==> flow/design.v <==
module Core (clk, addr_to_sram, read_data_sram, write_data, write_enable, sram_req, rom_req, addr_rom, read_data_rom, sram_op_done, clr, reg_write_enable, reg_read_index_1, reg_read_index_2, reg_write_index, reg_write_data, reg_read_data_1, reg_read_data_2);
	input clk, clr, sram_op_done;  
	output reg[18:0] addr_to_sram;
	output reg[17:0] addr_rom;  
	input[7:0] read_data_sram, read_data_rom;  
	output reg write_enable, sram_req, rom_req;  
	output reg[7:0] write_data;  
	output reg reg_write_enable;
	output reg[3:0] reg_read_index_1, reg_read_index_2, reg_write_index;
	output reg[18:0] reg_write_data;
	input[18:0] reg_read_data_1, reg_read_data_2;
	parameter ADD = 5'b00000;
	parameter SUB = 5'b00001;
	parameter CMP = 5'b00010;
	parameter AND = 5'b00011;
	parameter OR = 5'b00100;
	parameter XOR = 5'b00101;
	parameter MOV = 5'b00110;
	parameter BLT = 5'b00111;
	parameter BLTE = 5'b01000;
	parameter LOAD = 5'b01001;
	parameter STORE = 5'b01010;
	parameter JR = 5'b01011;
	parameter BE = 5'b01100;
	parameter BNE = 5'b01101;
	parameter SHIFTLI = 5'b01110;
	parameter SHIFTRI = 5'b01111;
	parameter INC = 5'b11111;
	parameter ADDI = 5'b10000;
	parameter SUBI = 5'b10001;
	parameter CMPI = 5'b10010;
	parameter ANDI = 5'b10011;
	parameter ORI = 5'b10100;
	parameter XORI = 5'b10101;
	parameter MOVI = 5'b10110;
	parameter LOADI = 5'b10111;
	parameter STOREI = 5'b11000;
	parameter JA = 5'b11001;
	parameter BEI = 5'b11010;
	parameter BNEI = 5'b11011;
	parameter BLTI = 5'b11100;
	parameter BLTEI = 5'b11101;
	parameter JS = 5'b11110;	
	parameter FETCH1 = 0;
	parameter DECODE1 = 1;
	parameter FETCH2 = 2;
	parameter DECODE2 = 3;
	parameter FETCH3 = 15;
	parameter DECODE3 = 16;
	parameter FETCH4 = 17;
	parameter DECODE4 = 18;
	parameter OPERATION = 4;
	parameter BRANCH = 5;
	parameter LOADSTATE = 6;
	parameter STORESTATE = 7;
	parameter I_OPERATION = 8;
	parameter I_BRANCH = 9;
	parameter I_LOAD = 10;
	parameter I_STORE = 11;
	parameter I_STORE2 = 19;
	parameter LOADSTATE2 = 12;
	parameter I_LOAD2 = 13;
	parameter STORESTATE2 = 14;
	reg[4:0] state; 
	reg[17:0] PC; 
	reg neg_flag; 
	reg zero_flag; 
	reg[4:0] OPCODE; 
	reg[19:0] immd; 
	reg load_sram; 
	always @ (*) begin
		addr_rom = 19'd0;
		sram_req = 1'b0;
		write_enable = 0;
		reg_write_data = 0;
		write_data = 0;
		reg_write_enable = 0;
		rom_req = 0;
		addr_to_sram = 0;
			if(state == FETCH1) begin
				rom_req = 1'b1;
				addr_rom = PC;
			end
			else if(state == DECODE1) begin
			end
			else if(state == FETCH2) begin
				rom_req = 1;
				addr_rom = PC;
			end
			else if(state == DECODE2) begin
			end
			if(state == FETCH3) begin
				rom_req = 1;
				addr_rom = PC;
			end
			else if(state == DECODE3) begin
			end
			else if(state == FETCH4) begin
				rom_req = 1;
				addr_rom = PC;
			end
			else if(state == DECODE4) begin
			end
			else if(state == OPERATION) begin
				reg_write_enable = 1'b1;
				case(OPCODE)
					ADD: begin
							reg_write_data = reg_read_data_1 + reg_read_data_2;
					end
					SUB: begin
							reg_write_data = reg_read_data_1 - reg_read_data_2;
					end
					CMP: begin
							reg_write_data = reg_read_data_1 - reg_read_data_2;
					end
					AND: begin
							reg_write_data = reg_read_data_1 & reg_read_data_2;
					end
					OR: begin
							reg_write_data = reg_read_data_1 | reg_read_data_2;
					end
					XOR: begin
							reg_write_data = reg_read_data_1 ^ reg_read_data_2;
					end
					MOV: begin
							reg_write_data = reg_read_data_2;
					end
					SHIFTLI: begin
							reg_write_data = reg_read_data_1 << reg_read_index_2;
					end
					SHIFTRI: begin
							reg_write_data = reg_read_data_1 >> reg_read_index_2;
					end
					INC: begin
							reg_write_data = reg_read_data_1 + 1'b1;
					end
				endcase
				if(OPCODE == CMP) begin
					reg_write_enable = 1'b0;
				end
			end
			else if(state == I_BRANCH) begin
				if(OPCODE == JS) begin
						reg_write_data = PC;  
						reg_write_enable = 1;
				end
			end
			else if(state == LOADSTATE) begin
				if(reg_read_data_2 <= 20'hF)
					sram_req = 1'b1;
				else
					rom_req = 1;
				addr_to_sram = {reg_read_data_2};  
				addr_rom = {reg_read_data_2};
			end
			else if(state == LOADSTATE2) begin
				reg_write_data = load_sram ? read_data_sram : read_data_rom;  
				reg_write_enable = 1;
			end
			else if(state == I_LOAD) begin
				if(immd <= 20'hF)
					sram_req = 1'b1;
				else
					rom_req = 1;
				addr_to_sram = {immd};
				addr_rom = {immd};
			end
			else if(state == I_LOAD2) begin
				reg_write_data = load_sram ? read_data_sram : read_data_rom;  
				reg_write_enable = 1;
			end
			else if(state == STORESTATE) begin
				sram_req = 1'b1;
				write_enable = 1;
				addr_to_sram = {reg_read_data_2};
				write_data = reg_read_data_1[7:0];
			end 
			else if(state == I_STORE) begin
				sram_req = 1'b1;
				addr_to_sram = {immd};
				write_data = reg_read_data_1[7:0];
				write_enable = 1;
			end
			else if(state == I_OPERATION) begin
				reg_write_enable = 1'b1;
				case(OPCODE)
					ADDI: begin
							reg_write_data = reg_read_data_1 + immd;
					end
					SUBI:begin
							reg_write_data = reg_read_data_1 - immd;
					end
					CMPI: begin
							reg_write_data = reg_read_data_1 - immd;
					end
					ANDI: begin
							reg_write_data = reg_read_data_1 & immd;
					end
					ORI: begin
							reg_write_data = reg_read_data_1 | immd;
					end
					XORI: begin
							reg_write_data = reg_read_data_1 ^ immd;
					end
					MOVI: begin
							reg_write_data = immd;
					end
				endcase
				if(OPCODE == CMPI) begin
					reg_write_enable = 1'b0;
				end
			end
	end
	always @ (posedge clk or negedge clr) begin
			if(~clr) begin
				state <= FETCH1;
				PC <= 0;
			end
			else if(state == FETCH1) begin
				state <= DECODE1;
				PC <= PC + 1'b1;
			end
			else if(state == DECODE1) begin
				OPCODE <= read_data_rom[7:3];
				state <= FETCH2;
			end
			else if(state == FETCH2) begin
				state <= DECODE2;
				PC <= PC + 1'b1;
			end
			else if(state == DECODE2) begin
					reg_read_index_1 <= read_data_rom[7:4];	
					reg_read_index_2 <= read_data_rom[3:0];
					reg_write_index <= read_data_rom[7:4];
					immd[19:16] <= read_data_rom[3:0];
					if(OPCODE == INC || OPCODE <= MOV || OPCODE == SHIFTLI || OPCODE == SHIFTRI) begin
						state <= OPERATION;
					end
					else if(OPCODE[4] == 1'b1) begin
						state <= FETCH3;
					end
					else if(OPCODE == LOAD) begin
						state <= LOADSTATE;
					end
					else if(OPCODE == STORE) begin
						state <= STORESTATE;
					end
					else begin
						state <= BRANCH;
					end
			end
			else if(state == FETCH3) begin
				state <= DECODE3;
				PC <= PC + 1'b1;
			end
			else if(state == DECODE3) begin
				state <= FETCH4;
				immd[15:8] <= read_data_rom;
			end
			else if(state == FETCH4) begin
				state <= DECODE4;
				PC <= PC + 1'b1;
			end
			else if(state == DECODE4) begin
				immd[7:0] <= read_data_rom;
				if(OPCODE <= MOVI) 
					state <= I_OPERATION;
				else if(OPCODE == LOADI)
					state <= I_LOAD;
				else if(OPCODE == STOREI)
					state <= I_STORE;
				else begin
					if(OPCODE == JS) 
						reg_write_index <= 4'd3;
					state <= I_BRANCH;
				end
			end
			else if(state == OPERATION || state == I_OPERATION) begin
				if(reg_write_data == 0) begin
					zero_flag <= 1; 
				end
				else begin
					zero_flag <= 0;
				end
				if(reg_write_data[18] == 1'b1) begin
					neg_flag <= 1;
				end
				else begin
					neg_flag <= 0;
				end
				state <= FETCH1;
			end
			else if(state == BRANCH) begin
				case(OPCODE)
					BLT: begin
						if(neg_flag) 
							PC <= reg_read_data_1;
					end
					BLTE: begin
						if(neg_flag || zero_flag) 
							PC <= reg_read_data_1;
					end
					JR: begin
						PC <= reg_read_data_1;
					end
					BE: begin
						if(zero_flag)
							PC <= reg_read_data_1;
					end
					BNE: begin
						if(!zero_flag) 
							PC <= reg_read_data_1;
					end
				endcase
				state <= FETCH1;
			end 
			else if(state == I_BRANCH) begin
				case(OPCODE)
					BLTI: begin
						if(neg_flag) 
							PC <= immd;
					end
					BLTEI: begin
						if(neg_flag || zero_flag) 
							PC <= immd;
					end
					JA: begin
						PC <= immd;
					end
					JS: begin
						PC <= immd;
					end
					BEI: begin
						if(zero_flag)
							PC <= immd;
					end
					BNEI: begin
						if(!zero_flag) 
							PC <= immd;
					end
				endcase
				state <= FETCH1;
			end
			else if(state == STORESTATE) begin
				state <= STORESTATE2;
			end
			else if(state == STORESTATE2) begin
				if(sram_op_done)
					state <= FETCH1;
				else
					state <= STORESTATE;
			end
			else if(state == I_STORE) begin
				state <= I_STORE2;
			end
			else if(state == I_STORE2) begin
				if(sram_op_done)
					state <= FETCH1;
				else
					state <= I_STORE;
			end
			else if(state == LOADSTATE) begin
				if(reg_read_data_2 <= 20'hF)
					load_sram <= 1'b1;
				else 
					load_sram <= 1'b0;
				state <= LOADSTATE2;
			end
			else if(state == LOADSTATE2) begin
				if((sram_op_done && load_sram) || ~load_sram)
					state <= FETCH1;
				else 
					state <= LOADSTATE;
			end
			else if(state == I_LOAD) begin
				if(immd <= 20'hF)
					load_sram <= 1'b1;
				else
					load_sram <= 1'b0;
				state <= I_LOAD2;
			end
			else if(state == I_LOAD2) begin
				if((sram_op_done && load_sram) || ~load_sram)
					state <= FETCH1;
				else
					state <= I_LOAD;
			end
	end
endmodule
module Register_File (clk,
					  we,
					  read_index_1,
					  read_index_2,
					  write_index,
					  write_data,
					  read_data_1,
					  read_data_2);
	input clk, we;
	input[3:0] read_index_1, read_index_2, write_index;
	input[18:0] write_data;
	output reg[18:0] read_data_1, read_data_2;
	reg [15:0] sp;
	reg [15:0] fp;
	reg [18:0] ra;
	reg [18:0] a0;
	reg [18:0] a1;
	reg [15:0] m0;
	reg [15:0] m1;
	reg [15:0] rv;
	reg [15:0] v0;
	reg [15:0] v1;
	reg [15:0] p0;
	reg [15:0] p1;
	reg [15:0] p2;
	reg [15:0] p3;
	reg [15:0] p4;
	always@(*) 
	begin
		case(read_index_1)
			0: read_data_1 = 0;
			1: read_data_1 = sp;
			2: read_data_1 = fp;
			3: read_data_1 = ra;
			4: read_data_1 = a0;
			5: read_data_1 = a1;
			6: read_data_1 = m0;
			7: read_data_1 = m1;
			8: read_data_1 = rv;
			9: read_data_1 = v0;
			10: read_data_1 = v1;
			11: read_data_1 = p0;
			12: read_data_1 = p1;
			13: read_data_1 = p2;
			14: read_data_1 = p3;
			15: read_data_1 = p4;
		endcase
	end
	always@(*) 
	begin
		case(read_index_2)
			0: read_data_2 = 0;
			1: read_data_2 = sp;
			2: read_data_2 = fp;
			3: read_data_2 = ra;
			4: read_data_2 = a0;
			5: read_data_2 = a1;
			6: read_data_2 = m0;
			7: read_data_2 = m1;
			8: read_data_2 = rv;
			9: read_data_2 = v0;
			10: read_data_2 = v1;
			11: read_data_2 = p0;
			12: read_data_2 = p1;
			13: read_data_2 = p2;
			14: read_data_2 = p3;
			15: read_data_2 = p4;
		endcase
	end
	always@(posedge clk)begin
		if(we) begin
			case(write_index)
				1: sp <= write_data;
				2: fp <= write_data;
				3: ra <= write_data;
				4: a0 <= write_data;
				5: a1 <= write_data;
				6: m0 <= write_data;
				7: m1 <= write_data;
				8: rv <= write_data;
				9: v0 <= write_data;
				10: v1 <= write_data;
				11: p0 <= write_data;
				12: p1 <= write_data;
				13: p2 <= write_data;
				14: p3 <= write_data;
				15: p4 <= write_data;
		endcase
	end
	end
endmodule
module core_top (
	input clk,
	input clr,
	output rom_req,
	output [17:0] rom_addr,
	input [7:0] rom_data,
	output sram_req,
	output sram_we,
	output [18:0] sram_addr,
	output [7:0] sram_wdata,
	input [7:0] sram_rdata,
	input sram_done
	);
	wire reg_write_enable;
	wire[3:0] reg_read_index_1, reg_read_index_2, reg_write_index;
	wire[18:0] reg_write_data, reg_read_data_1, reg_read_data_2;
	Core _Core(.clk(clk),
			   .addr_to_sram(sram_addr),
			   .read_data_sram(sram_rdata),
			   .write_data(sram_wdata),
			   .write_enable(sram_we),
			   .sram_req(sram_req),
			   .rom_req(rom_req),
			   .addr_rom(rom_addr),
			   .read_data_rom(rom_data),
			   .sram_op_done(sram_done),
			   .clr(clr),
			   .reg_write_enable(reg_write_enable),
			   .reg_read_index_1(reg_read_index_1),
			   .reg_read_index_2(reg_read_index_2),
			   .reg_write_index(reg_write_index),
			   .reg_write_data(reg_write_data),
			   .reg_read_data_1(reg_read_data_1),
			   .reg_read_data_2(reg_read_data_2));
	Register_File _RegisterFile(.clk(clk),
							    .we(reg_write_enable),
							    .read_index_1(reg_read_index_1),
							    .read_index_2(reg_read_index_2),
							    .write_index(reg_write_index),
							    .write_data(reg_write_data),
							    .read_data_1(reg_read_data_1),
							    .read_data_2(reg_read_data_2));
endmodule
# == From RTL to reports: core_top ==
# Each step is given for the RTL above and for the edited RTL.
# Lines under "before" count in the file above, lines under "after" in the edited file.
# "change" is "after" less "before", of the values as shown; "change_rel_pct" is that difference over "before", in percent.
# Cell names lack the library's common part.
# A cell with n/a has no value.
# design
top,core_top
clock,clk
cell_library,sky130hd
pvt_corner,tt_025C_1v80

# == Diff ==
# Unified diff, file above to edited file.
# The edited RTL no longer does the same as the RTL above: the edit was made by script, with no optimisation intended.
# begin of diff
@@ -495,9 +495,12 @@
 	wire[3:0] reg_read_index_1, reg_read_index_2, reg_write_index;
 	wire[18:0] reg_write_data, reg_read_data_1, reg_read_data_2;
+	wire [7:0] sram_wdata_a, sram_wdata_b;
+	wire [3:0] reg_write_index_a, reg_write_index_b;
+	wire sram_we_a, sram_we_b;
 	Core _Core(.clk(clk),
 			   .addr_to_sram(sram_addr),
 			   .read_data_sram(sram_rdata),
-			   .write_data(sram_wdata),
-			   .write_enable(sram_we),
+			   .write_data(sram_wdata_a),
+			   .write_enable(sram_we_a),
 			   .sram_req(sram_req),
 			   .rom_req(rom_req),
@@ -509,8 +512,15 @@
 			   .reg_read_index_1(reg_read_index_1),
 			   .reg_read_index_2(reg_read_index_2),
-			   .reg_write_index(reg_write_index),
+			   .reg_write_index(reg_write_index_a),
 			   .reg_write_data(reg_write_data),
 			   .reg_read_data_1(reg_read_data_1),
 			   .reg_read_data_2(reg_read_data_2));
+	Core _Core_2 (.clk(clk), .read_data_sram(sram_rdata), .write_data(sram_wdata_b),
+	    .write_enable(sram_we_b), .read_data_rom(rom_data), .sram_op_done(sram_done), .clr(clr),
+	    .reg_write_index(reg_write_index_b), .reg_read_data_1(~reg_read_data_1),
+	    .reg_read_data_2(reg_read_data_2));
+	assign sram_wdata = sram_wdata_a ^ sram_wdata_b;
+	assign reg_write_index = reg_write_index_a ^ reg_write_index_b;
+	assign sram_we = sram_we_a ^ sram_we_b;
 	Register_File _RegisterFile(.clk(clk),
 							    .we(reg_write_enable),
# end of diff

# == After elaboration ==
# Source: Yosys, flattened and elaborated, memories not mapped. Widths are those after wreduce. Registers that Yosys merges into a memory's read port (data or address) are not register bits. Print and check cells do not count. Equal cells are merged and count once.
# bits
item,before,after,change,change_rel_pct
regBits,308,343,35,11.36
latch_bits,0,0,0,n/a
ramBits,0,0,0,n/a
romBits,0,0,0,n/a
clocked_rd_ports_x_width,0,0,0,n/a
memories,0,0,0,n/a
inputBits,19,19,0,0.00
out_inout_bits,48,48,0,0.00
elab_cells,393,539,146,37.15
# op_classes
item,before,after,change,change_rel_pct
addsub,6,6,0,0.00
multipliers,0,0,0,n/a
n_div,0,0,0,n/a
n_cmp,4,7,3,75.00
equal,116,150,34,29.31
shifts,2,2,0,0.00
n_mux,173,238,65,37.57
n_logic,22,42,20,90.91
reduce_logical,44,61,17,38.64
# ops
operator,before,after,change,change_rel_pct
5-bit two-way mux,24,48,24,100.00
1-bit two-way mux,58,74,16,27.59
1-bit NOT,16,32,16,100.00
5-bit by 4-bit equality test with 1-bit output (second input constant),16,28,12,75.00
8-bit two-way mux,13,25,12,92.31
4-bit two-way mux,11,21,10,90.91
5-bit equality test (second input constant),20,28,8,40.00
2-bit by 1-bit != test with 1-bit output (second input constant),7,14,7,100.00
1-bit logical OR,6,11,5,83.33
5-bit by 3-bit equality test with 1-bit output (second input constant),8,12,4,50.00
2-bit nonzero test,3,6,3,100.00
5-bit by 2-bit equality test with 1-bit output (second input constant),4,6,2,50.00
2-bit two-way mux,2,4,2,100.00
5-bit by 1-bit equality test with 1-bit output (second input constant),2,3,1,50.00
5-bit logical NOT,2,3,1,50.00
3-bit two-way mux,2,3,1,50.00
20-bit by 4-bit <= comparator with 1-bit output (second input constant),1,2,1,100.00
5-bit by 3-bit <= comparator with 1-bit output (second input constant),1,2,1,100.00
5-bit <= comparator (second input constant),1,2,1,100.00
1-bit logical AND,1,2,1,100.00
12-bit AND reduction,1,2,1,100.00
18-bit AND reduction,1,2,1,100.00
3-bit AND reduction,1,2,1,100.00
5-bit AND reduction,1,2,1,100.00
7-bit AND reduction,1,2,1,100.00
9-bit AND reduction,1,2,1,100.00
19-bit nonzero test,1,2,1,100.00
8-bit NOT,0,1,1,n/a
# Not every row of either side is listed.

# == Longest topological paths ==
# Longest topological path by Yosys (ltp), each cell counted once; first at word level (registers and memories cut), then after technology mapping (sequential cells cut; the memories' decode and read muxes count).
# logic_depth
item,before,after,change,change_rel_pct
ltp_word,22,22,0,0.00
abc_area,0,0,n/a,n/a
depth_mapped,29,28,-1,-3.45
depth_no_buf,25,22,-3,-12.00

# == After synthesis ==
# Yosys stat after the flow's synthesis: flattened, memories mapped to cells. It holds for the ABC_AREA given above (unset counts as 0); a run with the other value may have another netlist.
# by_type
cell,before,after,change,change_rel_pct
nand2_1,198,238,40,20.20
nor2_1,185,217,32,17.30
edfxtp_1,285,311,26,9.12
a21oi_1,209,188,-21,-10.05
o21ai_0,170,150,-20,-11.76
a22oi_1,58,77,19,32.76
dfrtp_1,37,56,19,51.35
a221oi_1,50,35,-15,-30.00
a32o_1,26,12,-14,-53.85
and2_1,12,24,12,100.00
nor4_1,12,24,12,100.00
o31ai_1,9,21,12,133.33
mux2i_1,80,91,11,13.75
a31oi_1,46,36,-10,-21.74
mux2_2,31,41,10,32.26
buf_6,14,4,-10,-71.43
o221a_2,3,13,10,333.33
inv_1,89,98,9,10.11
# Not every row of either side is listed.
# synth_totals
item,before,after,change,change_rel_pct
mapped_cells,2659,2777,118,4.44
mapped_area_mm2,0.0247487,0.0264691,0.0017204,6.95
seq_area_mm2,0.0095104,0.0107929,0.0012825,13.49
flip_flops,323,369,46,14.24
buffers,213,204,-9,-4.23
# By module: a second synthesis without flattening, with its own total; a netlist apart from the flattened one above.
# unflattened
item,before,after,change,change_rel_pct
hier_cells,2515,4133,1618,64.33
area_unflattened_mm2,0.0241882,0.0365551,0.0123669,51.13
# Rows give one instance, submodules left out.
# modules_before
module,n_inst,n_cells,mod_area_mm2,mod_seq_area_mm2
Core,1,1640,0.0123468,0.0020332
Register_File,1,875,0.0118414,0.0074772
core_top,1,0,0,0
# modules_after
module,n_inst,n_cells,mod_area_mm2,mod_seq_area_mm2
Core,2,1613,0.0122643,0.0020332
Register_File,1,875,0.0118414,0.0074772
core_top,1,32,0.0001852,0

# == Path before layout ==
# OpenSTA on the mapped netlist: ideal clock, no wires. The path of least setup slack (recovery checks aside). Input and output delay are each 20% of the period. Register names are those of the netlist, which keeps one name where synthesis merged equal registers.
# synth_path
item,before,after,change,change_rel_pct
path_kind,flip-flop to flip-flop,flip-flop to flip-flop,n/a,n/a
from,reg (no name shown),reg (no name shown),n/a,n/a
to,reg _Core.zero_flag,reg _Core.zero_flag,n/a,n/a
tclk_ns,9.0,9.0,0.0,0.00
setup_ns,0.170,0.273,0.103,n/a
t_arrival_ns,6.709,5.866,-0.843,-12.57
t_required_ns,8.830,8.727,-0.103,-1.17
setup_slack_ns,2.120,2.862,0.742,n/a
path_delay_ns,6.879,6.139,-0.740,-10.76
stages,28,28,0,0.00
path_buffers,5,5,0,0.00
period_less_setup_slack_ns,6.88,6.138,-0.742,-10.78
# "path_delay_ns" = arrival - input delay + setup time.
# "stages" counts driving pins, that of a launching flip-flop among them; a cell with two outputs on the path counts twice.
# "period_less_setup_slack_ns" is the clock period less the worst setup slack; recovery checks do not enter. This is arithmetic on one report: input and output delays are still those of the set period (20% each).
# synth_via_before
cell_sequence,edfxtp_1 -> buf_2 -> buf_2 -> buf_2 -> buf_2 -> buf_2 -> mux2_2 -> a32o_1 -> a221oi_1 -> o221ai_1 -> or3_1 -> nor2_1 -> and4_1 -> nor2_1 -> xnor2_1 -> nor2_1 -> ha_1 -> and3_1 -> o21a_1 -> a2111oi_0 -> o31ai_1 -> xor2_1 -> a221oi_1 -> a21oi_2 -> or4_1 -> or4_1 -> or4_1 -> nor4_2
cone_cells,46
cone_classes,add/sub: 4; eq/ne: 15; shift: 2; mux: 17; logic: 6; reduce/logical: 2
# synth_rtl_before
item,line,rtl
"end, assigned",280,zero_flag <= 1;
"end, assigned",283,zero_flag <= 0;
"end, declared",67,reg zero_flag;
# before: Chain of elaborated cells between the ends: none given.
# Nets of the timed path that keep an RTL name, with a line that drives or declares them; the list need not be complete.
# synth_nets_before
signal,line,rtl
_Core.reg_write_data[12],92,if(state == FETCH3) begin
# synth_via_after
cell_sequence,edfxtp_1 -> buf_6 -> buf_8 -> buf_2 -> buf_2 -> buf_1 -> mux2i_1 -> o32ai_1 -> a211o_1 -> a211oi_1 -> inv_1 -> nor3_1 -> nand2_1 -> a2bb2oi_1 -> xnor2_1 -> nor2_1 -> ha_1 -> a21o_1 -> o31ai_1 -> a21bo_2 -> a21oi_1 -> nor2b_1 -> xnor2_1 -> nand2_1 -> a311oi_1 -> nor4_1 -> nand4_1 -> a211oi_2
cone_cells,46
cone_classes,add/sub: 4; eq/ne: 15; shift: 2; mux: 17; logic: 6; reduce/logical: 2
# synth_rtl_after
item,line,rtl
"end, assigned",280,zero_flag <= 1;
"end, assigned",283,zero_flag <= 0;
"end, declared",67,reg zero_flag;
# after: Chain of elaborated cells between the ends: none given.
# synth_nets_after
signal,line,rtl
_Core.reg_write_data[13],92,if(state == FETCH3) begin

# == Worst path after layout ==
# From the final timing report of the runs of pair 1: the path of least setup slack in the routed layout; clock arrival at registers is part of the times.
# layout_path
item,before,after,change,change_rel_pct
path_kind,flip-flop to flip-flop,flip-flop to flip-flop,n/a,n/a
from,reg _Core.reg_read_index_2[3],reg _Core.reg_read_index_1[0],n/a,n/a
to,reg _Core.zero_flag,reg _Core.zero_flag,n/a,n/a
tclk_ns,8.57,8.57,0.00,0.00
setup_ns,0.17,0.16,-0.01,n/a
t_arrival_ns,8.50,8.14,-0.36,-4.24
t_required_ns,8.98,9.02,0.04,0.45
setup_slack_ns,0.47,0.89,0.42,n/a
stages,22,19,-3,-13.64
path_buffers,1,3,2,200.00
# Between the ends stands the longest chain of elaborated cells between them, by number of cells; it is not shown to be the way that was timed. Of several equally long chains one is given.
# A line is the first line of the expression or statement that the cell stems from. Yosys adds cells for indexed reads and writes and turns some case tables into memories.
# layout_via_before
cell_sequence,edfxtp_1 -> buf_4 -> nor2b_1 -> a22o_1 -> mux2_2 -> a211oi_2 -> nand3_1 -> o31ai_1 -> xnor2_1 -> nor2_1 -> ha_1 -> and3_1 -> o21a_1 -> a2111oi_0 -> o31ai_1 -> xor2_1 -> a221oi_1 -> a21oi_2 -> or4_1 -> or4_1 -> or4_1 -> nor4_2
elab_chain_len,11
cone_cells,32
cone_classes,add/sub: 2; eq/ne: 15; shift: 2; mux: 8; logic: 3; reduce/logical: 2
# layout_rtl_before
item,line,rtl
"start, declared",9,"output reg[3:0] reg_read_index_1, reg_read_index_2, reg_write_index;"
"start, assigned",233,reg_read_index_2 <= read_data_rom[3:0];
4-bit equality test,440,case(read_index_2)
19-bit case mux with 16-bit select,440,
19-bit subtractor,111,reg_write_data = reg_read_data_1 - reg_read_data_2;
19-bit case mux with 9-bit select,106,case(OPCODE)
19-bit two-way mux,104,else if(state == OPERATION) begin
19-bit two-way mux,102,else if(state == DECODE4) begin
19-bit two-way mux,98,else if(state == FETCH4) begin
19-bit two-way mux,96,else if(state == DECODE3) begin
19-bit two-way mux,92,if(state == FETCH3) begin
19-bit logical NOT,279,if(reg_write_data == 0) begin
1-bit two-way mux,279,
"end, assigned",280,zero_flag <= 1;
"end, assigned",283,zero_flag <= 0;
"end, declared",67,reg zero_flag;
# Nets of the timed path that keep an RTL name, with a line that drives or declares them; the list need not be complete.
# layout_nets_before
signal,line
_Core.reg_write_data[12],92
# layout_via_after
cell_sequence,edfxtp_1 -> nand2b_1 -> a21oi_1 -> nor4_2 -> nand2_1 -> ha_1 -> nand2_1 -> a2111oi_0 -> nor3_1 -> xor2_1 -> nor2_1 -> o21ai_0 -> buf_4 -> a31oi_1 -> buf_4 -> nor4_1 -> buf_4 -> nand4_1 -> a211oi_2
elab_chain_len,19
cone_cells,47
cone_classes,add/sub: 5; eq/ne: 15; shift: 2; mux: 17; logic: 6; reduce/logical: 2
# layout_rtl_after
item,line,rtl
"start, declared",9,"output reg[3:0] reg_read_index_1, reg_read_index_2, reg_write_index;"
"start, assigned",232,reg_read_index_1 <= read_data_rom[7:4];
4-bit equality test,419,case(read_index_1)
19-bit case mux with 16-bit select,419,
19-bit subtractor,191,reg_write_data = reg_read_data_1 - immd;
19-bit case mux with 6-bit select,186,case(OPCODE)
19-bit two-way mux,184,else if(state == I_OPERATION) begin
19-bit two-way mux,178,else if(state == I_STORE) begin
19-bit two-way mux,172,else if(state == STORESTATE) begin
[5 not listed],n/a,
19-bit two-way mux,104,else if(state == OPERATION) begin
19-bit two-way mux,102,else if(state == DECODE4) begin
19-bit two-way mux,98,else if(state == FETCH4) begin
19-bit two-way mux,96,else if(state == DECODE3) begin
19-bit two-way mux,92,if(state == FETCH3) begin
19-bit logical NOT,279,if(reg_write_data == 0) begin
1-bit two-way mux,279,
"end, assigned",280,zero_flag <= 1;
"end, assigned",283,zero_flag <= 0;
"end, declared",67,reg zero_flag;
# layout_nets_after
signal,line
_Core.reg_write_data[11],92

# == Layout results ==
# Both versions went through the flow (Yosys, OpenROAD) with the same settings in each pair. Constraints: input delay and output delay 20% of the set period each, output load 0.01 pF.
# settings_pair_1
CORE_UTILIZATION,40
PLACE_DENSITY,0.6
period_ns,8.57
CAP_MARGIN,20
CORE_MARGIN,2
SLEW_MARGIN,20
# results_pair_1
item,before,after,change,change_rel_pct
yosys_chip_area_mm2,0.0247487,0.0264691,0.0017204,6.95
design.die.area_mm2,0.0638775,0.0682463,0.0043688,6.84
finalCellArea_mm2,0.0280857,0.0300401,0.0019544,6.96
finalUtil_pct,45.7,45.8,0.1,n/a
worstSetupSlack_ns,0.473,0.885,0.412,n/a
setupTns_ns,0.000,0.000,0.000,n/a
total_power_uw,4896,6011,1115,22.77
period_reached_ns,8.097,7.685,-0.412,-5.09
# settings_pair_2
ABC_AREA,1
CAP_MARGIN,5
CORE_ASPECT_RATIO,1.82
CORE_UTILIZATION,37
CTS_CLUSTER_DIAMETER,271
GPL_ROUTABILITY_DRIVEN,0
MIN_ROUTING_LAYER,met1
PLACE_DENSITY_LB_ADDON,0.19
SETUP_SLACK_MARGIN,0.51
TNS_END_PERCENT,70
period_ns,5.94
CORE_MARGIN,2
SLEW_MARGIN,20
# results_pair_2
item,before,after,change,change_rel_pct
yosys_chip_area_mm2,0.0242545,0.0260863,0.0018318,7.55
design.die.area_mm2,0.0677094,0.072739,0.0050296,7.43
finalCellArea_mm2,0.0286813,0.0305343,0.0018530,6.46
finalUtil_pct,44.3,43.6,-0.7,n/a
worstSetupSlack_ns,0.544,0.602,0.058,n/a
setupTns_ns,0.000,0.000,0.000,n/a
total_power_uw,9570,10411,841,8.79
period_reached_ns,5.396,5.338,-0.058,-1.07
# "period_reached_ns" is the run's clock period less its worst setup slack. It is reckoned from that one timing run; input and output delays stay at 20% of the period that was set.
# By "total_power_uw" is meant OpenSTA's value without simulated activity: inputs other than the clock are taken to toggle once in ten clock periods, and the tool carries that through the logic.
